==> flow/design.v <==
module fir #(
    parameter TAPS = 32,
    parameter DECIMATION = 8,
    parameter DATA_SIZE = 32,
    parameter [TAPS*DATA_SIZE-1:0] GLOBAL_COEFF = '0,
    parameter UNROLL = 16
) (
    input   logic clock,
    input   logic reset,
    input   logic [DATA_SIZE-1:0] x_in,   
    output   logic x_rd_en,
    input  logic x_empty,
    output  logic y_wr_en,
    input   logic y_out_full,
    output  logic [DATA_SIZE-1:0] y_out 
);
typedef enum logic[2:0] {
    INIT, 
    COMPUTE, 
    WRITE
} state_t;
state_t state, next_state;
logic [0:TAPS-1] [DATA_SIZE-1:0] shift_reg;
logic [0:TAPS-1][DATA_SIZE-1:0] shift_reg_c;
logic [$clog2(DECIMATION)-1:0] decimation_counter, decimation_counter_c;
logic [$clog2(TAPS)-1:0] taps_counter, taps_counter_c;
logic [0:UNROLL-1][DATA_SIZE-1:0] tap_value, tap_value_c;
logic signed [0:UNROLL-1][DATA_SIZE-1:0] product, product_c;
logic [0:UNROLL-1][DATA_SIZE-1:0] y_sum, y_sum_c; 
logic last_cycle, last_cycle_c;
logic [$clog2(TAPS)-1:0] coefficient_counter, coefficient_counter_c;
logic [DATA_SIZE-1:0] total_sum;
logic [0:TAPS-1][DATA_SIZE-1:0] coeff;
assign coeff = GLOBAL_COEFF;
function logic signed [DATA_SIZE-1:0] DEQUANTIZE(logic signed [DATA_SIZE-1:0] val);
    if (val < 0) begin
        DEQUANTIZE = DATA_SIZE'(-(-val >>> 10));
    end else begin
        DEQUANTIZE = DATA_SIZE'(val >>> 10);
    end
endfunction
always_ff @(posedge clock or posedge reset) begin
    if (reset == 1'b1) begin
        state <= INIT;       
        product <= '0;
        last_cycle <= '0;
        coefficient_counter <= '0;
        taps_counter <= '0;        
        decimation_counter <= '0;       
        y_sum <= '0;
        tap_value <= '0;
        shift_reg <= '0;
    end else begin
        taps_counter <= taps_counter_c;
        coefficient_counter <= coefficient_counter_c;
        shift_reg <= shift_reg_c;
        state <= next_state;  
        y_sum <= y_sum_c;
        tap_value <= tap_value_c;
        product <= product_c;
        last_cycle <= last_cycle_c;        
        decimation_counter <= decimation_counter_c;
    end
end
always_comb begin
    next_state = state;
    x_rd_en = 1'b0;
    y_wr_en = 1'b0;
    decimation_counter_c = decimation_counter;
    shift_reg_c = shift_reg;
    taps_counter_c = taps_counter;
    y_sum_c = y_sum;
    tap_value_c = tap_value;
    product_c = product;
    last_cycle_c = last_cycle;
    coefficient_counter_c = coefficient_counter;
    total_sum = '0;
    y_out = '0;
    case(state)
        INIT: begin
            if (x_empty == 1'b0) begin
                x_rd_en = 1'b1;
                shift_reg_c[1:TAPS-1] = shift_reg[0:TAPS-2];
                shift_reg_c[0] = x_in;
                decimation_counter_c = decimation_counter + 1'b1;
                if (decimation_counter == DECIMATION - 1) begin
                    next_state = COMPUTE;
                    for (int i = 0; i < UNROLL; i++) begin
                        tap_value_c[i] = shift_reg_c[i];
                    end  
                    taps_counter_c = taps_counter + UNROLL;
                end else begin
                    next_state = INIT;
                end
            end
        end
        COMPUTE: begin
            if (last_cycle == 1'b0) begin
                for (int i = 0; i < UNROLL; i++) begin 
                    product_c[i] = $signed(tap_value[i]) * $signed(coeff[TAPS-coefficient_counter-i-1]);
                end
                if (taps_counter != UNROLL) begin
                    for (int i = 0; i < UNROLL; i++) begin
                        y_sum_c[i] = $signed(y_sum[i]) + DEQUANTIZE(product[i]);
                    end
                end
                taps_counter_c = taps_counter + UNROLL;
                coefficient_counter_c = coefficient_counter + UNROLL;
                for (int i = 0; i < UNROLL; i++)
                    tap_value_c[i] = shift_reg[taps_counter+i];
                if (taps_counter == 0) begin
                    last_cycle_c = 1'b1;
                end
            end else begin
                for (int i = 0; i < UNROLL; i++) begin
                    y_sum_c[i] = $signed(y_sum[i]) + DEQUANTIZE(product[i]);
                end  
                last_cycle_c = 1'b0;
                next_state = WRITE;
            end            
        end
        WRITE: begin
            if (y_out_full == 1'b0) begin
                y_wr_en = 1'b1;
                total_sum = '0;
                for (int i = 0; i < UNROLL; i++) begin
                    total_sum = $signed(total_sum) + $signed(y_sum[i]);
                end
                y_out = total_sum;
                taps_counter_c = '0;
                coefficient_counter_c = '0;
                decimation_counter_c = '0;
                y_sum_c = '0;
                next_state = INIT;
            end
        end
        default: begin
            next_state = INIT;
            x_rd_en = 1'bx;
            y_wr_en = 1'bx;
            y_out = 'x;
            decimation_counter_c = 'x;
            taps_counter_c = 'x;
            y_sum_c = 'x;
            shift_reg_c = 'x;
            product_c = 'x;
            last_cycle_c = 'x;
            coefficient_counter_c = 'x;
            tap_value_c = 'x;
        end
    endcase
end
endmodule
module fm_lpr_fir (
    input  logic        clock,
    input  logic        reset,
    input  logic [31:0] x_in,
    output logic        x_rd_en,
    input  logic        x_empty,
    output logic [31:0] y_out,
    input  logic        y_out_full,
    output logic        y_wr_en
);
localparam AUDIO_LPR_COEFF_TAPS = 32;
localparam [AUDIO_LPR_COEFF_TAPS*32-1:0] AUDIO_LPR_COEFFS = {
    32'hfffffffd, 32'hfffffffa, 32'hfffffff4, 32'hffffffed, 32'hffffffe5, 32'hffffffdf, 32'hffffffe2, 32'hfffffff3,
    32'h00000015, 32'h0000004e, 32'h0000009b, 32'h000000f9, 32'h0000015d, 32'h000001be, 32'h0000020e, 32'h00000243,
    32'h00000243, 32'h0000020e, 32'h000001be, 32'h0000015d, 32'h000000f9, 32'h0000009b, 32'h0000004e, 32'h00000015,
    32'hfffffff3, 32'hffffffe2, 32'hffffffdf, 32'hffffffe5, 32'hffffffed, 32'hfffffff4, 32'hfffffffa, 32'hfffffffd
};
fir #(
    .TAPS(AUDIO_LPR_COEFF_TAPS),
    .DECIMATION(8),
    .DATA_SIZE(32),
    .GLOBAL_COEFF(AUDIO_LPR_COEFFS),
    .UNROLL(4)
) fir_lpr_inst (
    .clock(clock),
    .reset(reset),
    .x_in(x_in),
    .x_rd_en(x_rd_en),
    .x_empty(x_empty),
    .y_out(y_out),
    .y_out_full(y_out_full),
    .y_wr_en(y_wr_en)
);
endmodule
# From RTL to reports: fm_lpr_fir
# The steps from the RTL of fm_lpr_fir to its reports follow in flow order.
# Lines are those of the file above, counted from 1.
# Operators carry their Yosys type and port widths (W data, S select, Z words).
# Library cell names are shortened.
setup:
  top: "fm_lpr_fir"
  clock_port: "clock"
  cell_library: "sky130hd"
  lib_corner: "tt_025C_1v80"

# Word level
# Source: Yosys, flattened and elaborated, memories not mapped. Widths are those after wreduce. Registers that Yosys merges into a memory's read port (data or address) are not register bits. Print and check cells do not count. Equal cells are merged and count once.
op_classes:
  n_cmp: 4
  n_mul: 4
  n_addsub: 40
  eq_ne: 10
  reduce_and_logical: 13
  muxes: 75
  bitwise: 5
  n_shift: 8
op_table:
  columns: ["operator", "count"]
  rows:
  - ["$shiftx A1024 B32 Y32", 4]
  - ["$shiftx A1024 B32 Y32 const A", 4]
  - ["$mul A32 B32 Y32", 4]
  - ["$mux W32", 46]
  - ["$mux W1024", 1]
  - ["$mux W992", 1]
  - ["$pmux W128 S2", 2]
  - ["$mux W128", 3]
  - ["$add A32 B32 Y32", 11]
  - ["$sub A5 B27 Y27 const A", 7]
  - ["$neg A22 Y32", 4]
  - ["$lt A32 B1 Y1 const B", 4]
  - ["$neg A32 Y32", 4]
  - ["$sub A27 B1 Y27 const B", 4]
  - ["$pmux W32 S2", 1]
  - ["$sub A27 B2 Y27 const B", 2]
  - ["$mux W5", 5]
  - ["$pmux W5 S3", 1]
  - ["$reduce_and A3 Y1", 4]
  - ["$add A5 B2 Y6 const B", 2]
  - ["$mux W3", 4]
  - ["$add A5 B3 Y5 const B", 2]
  - ["$pmux W5 S2", 1]
  - ["$pmux W3 S3", 1]
  - ["$reduce_and A4 Y1", 2]
  - ["$sub A6 B5 Y7 const A", 1]
  - ["$ne A2 B2 Y1 const B", 3]
  - ["$reduce_or A2 Y1", 3]
# Other operator kinds: 16; their cells: 28.
bits:
  regBits: 1425

# Longest topological paths
# Depth = most cells in a row (Yosys ltp): at word level without a register or memory, in the mapped netlist without a sequential cell, where the memories' decode and read muxes count.
depth:
  word_depth: 10
  ABC_AREA: 1
  ltp_mapped: 53
  depth_no_buf: 50

# Mapped cells and area
# Yosys stat after the flow's synthesis: flattened, memories mapped to cells. It holds for the ABC_AREA given above (unset counts as 0); a run with the other value may have another netlist.
mapped:
  ff_cells: 1421
  stdcells: 15798
  synth_area_um2: 128508.2
types:
  columns: ["cell_type", "count", "type_area_um2"]
  rows:
  - ["dfrtp_1", 1420, 3.55E+04]
  - ["fa_1", 1496, 2.99E+04]
  - ["inv_1", 2880, 1.08E+04]
  - ["ha_1", 737, 9.22E+03]
  - ["nand2_1", 2434, 9.14E+03]
  - ["o21ai_0", 1537, 7.69E+03]
  - ["nor2_1", 1888, 7.09E+03]
  - ["a21oi_1", 1246, 6.24E+03]
  - ["clkbuf_1", 623, 2.34E+03]
  - ["nand3_1", 355, 1.78E+03]
  - ["xor2_1", 141, 1.23E+03]
  - ["xnor2_1", 108, 945.907]
  - ["a22oi_1", 123, 923.386]
  - ["o221ai_1", 62, 543.021]
  - ["o311ai_0", 46, 402.886]
  - ["nand4_1", 56, 350.336]
  - ["o211ai_1", 45, 337.824]
  - ["a31oi_1", 52, 325.312]
# Not listed: further types 52, cells in them 549.

# Worst setup path after synthesis
# Source: OpenSTA report_checks on the synthesized netlist (no wires, ideal clock, input and output delay 20% of the period each), path of least setup slack; recovery checks are left aside. Register names are those of the netlist, which keeps one name where synthesis merged equal registers.
synth_timing:
  path_type: "register to register"
  start: "reg fir_lpr_inst.coefficient_counter[2]"
  end: "reg (name not given)"
  setup_slack_ps: 3313
  path_buffers: 4
  path_stages: 46
  setup_ps: 66
  tclk_ps: 12000
  arrival_time_ps: 8621
  delay_ps: 8687
  period_less_setup_slack_ps: 8687
# "delay_ps" = arrival - input delay + setup time.
# "path_stages": output pins that drive a net of the path, with the launching flip-flop's if there is one; two outputs of one cell count as two.
# "period_less_setup_slack_ps" is the clock period less the worst setup slack; recovery checks do not enter. This is arithmetic on one report: input and output delays are still those of the set period (20% each).
# The rows between start and end are the longest chain of elaborated cells between them; the timing report does not say that the signal goes this way. Where chains are equally long, one stands for them.
# Each line given opens the expression or statement behind the cell; cells for indexed reads and writes are added by Yosys, which also makes memories of some case tables.
synth_via:
  path_cell_list: "dfrtp_1 buf_6 inv_1 ha_1 inv_1 ha_1 buf_2 nor2_1 clkinv_1 nand2_1 nand2_1 nand2_1 a21oi_2 clkbuf_1 clkbuf_1 nand2_1 fa_1 inv_1 [... 10 more ...] inv_1 ha_1 nand2_1 nor2_1 nor3b_1 nand4_1 nand3_1 nand3_1 nand2_1 nand2_1 and3_1 inv_1 nand3_1 o21ai_0 inv_1 nand3_1 nand3_1 nand2_1"
  elab_chain_len: 8
  cone_cells: 8
  cone_lines: 3
  classes_between: "4 x add/sub; 1 x mul; 1 x shift; 2 x mux"
synth_lines:
  columns: ["item", "line_no", "rtl"]
  rows:
  - ["from (decl)", 31, "logic [$clog2(TAPS)-1:0] coefficient_counter, coefficient_counter_c;"]
  - ["from (assign)", 47, "coefficient_counter <= '0;"]
  - ["from (assign)", 55, "coefficient_counter <= coefficient_counter_c;"]
  - ["$sub A6 B5 Y7", 100, null]
  - ["$sub A27 B2 Y27", 100, null]
  - ["$sub A27 B1 Y27", 100, null]
  - ["$sub A5 B27 Y27", 100, null]
  - ["$shiftx A1024 B32 Y32", 100, null]
  - ["$mul A32 B32 Y32", 100, null]
  - ["$mux W32", 98, "if (last_cycle == 1'b0) begin"]
  - ["$mux W128", 79, "case(state)"]
  - ["to (assign)", 45, null]
  - ["to (assign)", 60, null]
  - ["to (decl)", 28, null]

# Worst path after layout
# Path of least setup slack in the final report of stored run 1 (OpenROAD, finished layout, wires in). Where an end is a register, its clock arrival counts in the times.
# The path's times are printed in steps of 10 ps; the period is the one set.
layout_timing:
  path_type: "register to register"
  start: "reg fir_lpr_inst.coefficient_counter[2]"
  end: "reg (name not given)"
  tclk_ps: 12000
  arrival_time_ps: 11530
  path_buffers: 0
  setup_ps: 140
  path_stages: 32
  setup_slack_ps: 1220
# The rows between start and end are the longest chain of elaborated cells between them; the timing report does not say that the signal goes this way. Where chains are equally long, one stands for them.
layout_via:
  path_cell_list: "dfrtp_1 inv_1 ha_1 inv_1 ha_1 inv_1 nand3_2 nand2_4 nand3_4 nor2_1 a21oi_1 ha_1 a21oi_1 inv_1 fa_1 fa_1 inv_1 fa_1 inv_1 fa_1 fa_1 fa_1 inv_1 fa_1 inv_1 ha_1 a21oi_1 nor2_1 a211oi_1 o21ai_0 xnor2_1 o21ai_0"
  elab_chain_len: 8
  cone_cells: 8
  cone_lines: 3
  classes_between: "4 x add/sub; 1 x mul; 1 x shift; 2 x mux"
layout_lines:
  columns: ["item", "line_no", "rtl"]
  rows:
  - ["from (decl)", 31, "logic [$clog2(TAPS)-1:0] coefficient_counter, coefficient_counter_c;"]
  - ["from (assign)", 47, "coefficient_counter <= '0;"]
  - ["from (assign)", 55, "coefficient_counter <= coefficient_counter_c;"]
  - ["$sub A6 B5 Y7", 100, null]
  - ["$sub A27 B1 Y27 (2 in a row)", 100, null]
  - ["$sub A5 B27 Y27", 100, null]
  - ["$shiftx A1024 B32 Y32", 100, null]
  - ["$mul A32 B32 Y32", 100, null]
  - ["$mux W32", 98, "if (last_cycle == 1'b0) begin"]
  - ["$mux W128", 79, "case(state)"]
  - ["to (assign)", 45, null]
  - ["to (assign)", 60, null]
  - ["to (decl)", 28, null]

# Design fm_lpr_fir on sky130hd. What follows are 6 stored runs of the flow, each under its own settings; their order means nothing. The constraints put input and output delay at 20% of the set period each and load the outputs with 0.01 pF.
# "period_less_ws_ps" is the run's clock period less its worst setup slack. It is reckoned from that one timing run; input and output delays stay at 20% of the period that was set.
# "worst_path_allowed_less_slack_ps" is the time allowed to the run's worst setup path (the clock period less input and output delay, where it has them) less its slack. Clock arrival times count: a late capture clock shortens it, a late launch clock lengthens it.
# "worst_path_allowed_less_slack_ps" is known to 10 ps.
runs:
  - name: "stored run 1"
    settings:
      ABC_AREA: 1
      CELL_PAD_IN_SITES_DETAIL_PLACEMENT: 0
      CORE_UTILIZATION: 18
      CTS_CLUSTER_SIZE: 98
      PLACE_DENSITY_LB_ADDON: 0.16
      TNS_END_PERCENT: 45
      period_ns: 12.0
      CAP_MARGIN: 20
      CORE_MARGIN: 2
      SLEW_MARGIN: 20
    results:
      final_util_pct: 20.5
      post_synth_area_um2: 128508.2
      die_area_um2: 720708.0
      period_less_ws_ps: 10779
      fin_ws_ps: 1221
      worst_hold_slack_ps: 478
      final_setup_tns_ps: 0
      cell_area_final_um2: 146214.0
      worst_path_allowed_less_slack_ps: 10780
      worstPathKind: "register to register"
  - name: "stored run 2"
    settings:
      ABC_AREA: 1
      CELL_PAD_IN_SITES_DETAIL_PLACEMENT: 2
      CORE_UTILIZATION: 25
      CTS_CLUSTER_SIZE: 98
      GPL_ROUTABILITY_DRIVEN: 1
      PLACE_DENSITY: 0.41
      TNS_END_PERCENT: 30
      period_ns: 7.57
      CAP_MARGIN: 20
      CORE_MARGIN: 2
      SLEW_MARGIN: 20
    results:
      final_util_pct: 30.3
      post_synth_area_um2: 128508.2
      die_area_um2: 519783.0
      period_less_ws_ps: 8650
      fin_ws_ps: -1080
      worst_hold_slack_ps: 481
      final_setup_tns_ps: -50517
      cell_area_final_um2: 155319.0
      worst_path_allowed_less_slack_ps: 8650
      worstPathKind: "register to register"
  - name: "stored run 3"
    settings:
      CELL_PAD_IN_SITES_DETAIL_PLACEMENT: 2
      CELL_PAD_IN_SITES_GLOBAL_PLACEMENT: 2
      CORE_ASPECT_RATIO: 0.69
      CORE_MARGIN: 10
      CORE_UTILIZATION: 71
      CTS_CLUSTER_DIAMETER: 167
      GPL_ROUTABILITY_DRIVEN: 1
      MAX_ROUTING_LAYER: "met4"
      MIN_ROUTING_LAYER: "met2"
      SETUP_SLACK_MARGIN: 0.18
      SLEW_MARGIN: 35
      period_ns: 12.0
      CAP_MARGIN: 20
    outcome: "incomplete, placement halted on GPL-0301"
  - name: "stored run 4"
    settings:
      CORE_UTILIZATION: 71
      period_ns: 11.1
      CAP_MARGIN: 20
      CORE_MARGIN: 2
      SLEW_MARGIN: 20
    results:
      final_util_pct: 75.7
      post_synth_area_um2: 127343.4
      die_area_um2: 182761.0
      period_less_ws_ps: 10488
      fin_ws_ps: 612
      worst_hold_slack_ps: 467
      final_setup_tns_ps: 0
      cell_area_final_um2: 135077.0
      worst_path_allowed_less_slack_ps: 10490
      worstPathKind: "register to register"
  - name: "stored run 5"
    settings:
      ABC_AREA: 1
      CAP_MARGIN: 0
      CELL_PAD_IN_SITES_DETAIL_PLACEMENT: 0
      CORE_UTILIZATION: 47
      CTS_CLUSTER_DIAMETER: 196
      CTS_CLUSTER_SIZE: 64
      PLACE_DENSITY_LB_ADDON: 0.23
      SETUP_SLACK_MARGIN: 2.19
      SLEW_MARGIN: 10
      period_ns: 8.72
      CORE_MARGIN: 2
    results:
      final_util_pct: 51.2
      post_synth_area_um2: 128508.2
      die_area_um2: 277618.0
      period_less_ws_ps: 8287
      fin_ws_ps: 433
      worst_hold_slack_ps: 495
      final_setup_tns_ps: 0
      cell_area_final_um2: 139047.0
      worst_path_allowed_less_slack_ps: 8290
      worstPathKind: "register to register"
  - name: "stored run 6"
    settings:
      CAP_MARGIN: 40
      CORE_UTILIZATION: 49
      CTS_CLUSTER_DIAMETER: 35
      GPL_TIMING_DRIVEN: 0
      PLACE_DENSITY_LB_ADDON: 0.18
      SLEW_MARGIN: 40
      TNS_END_PERCENT: 95
      period_ns: 6.19
      CORE_MARGIN: 2
    results:
      final_util_pct: 58.4
      post_synth_area_um2: 127343.4
      die_area_um2: 263980.0
      period_less_ws_ps: 9803
      fin_ws_ps: -3613
      worst_hold_slack_ps: 468
      final_setup_tns_ps: -228098
      cell_area_final_um2: 151321.0
      worst_path_allowed_less_slack_ps: 9800
      worstPathKind: "register to register"
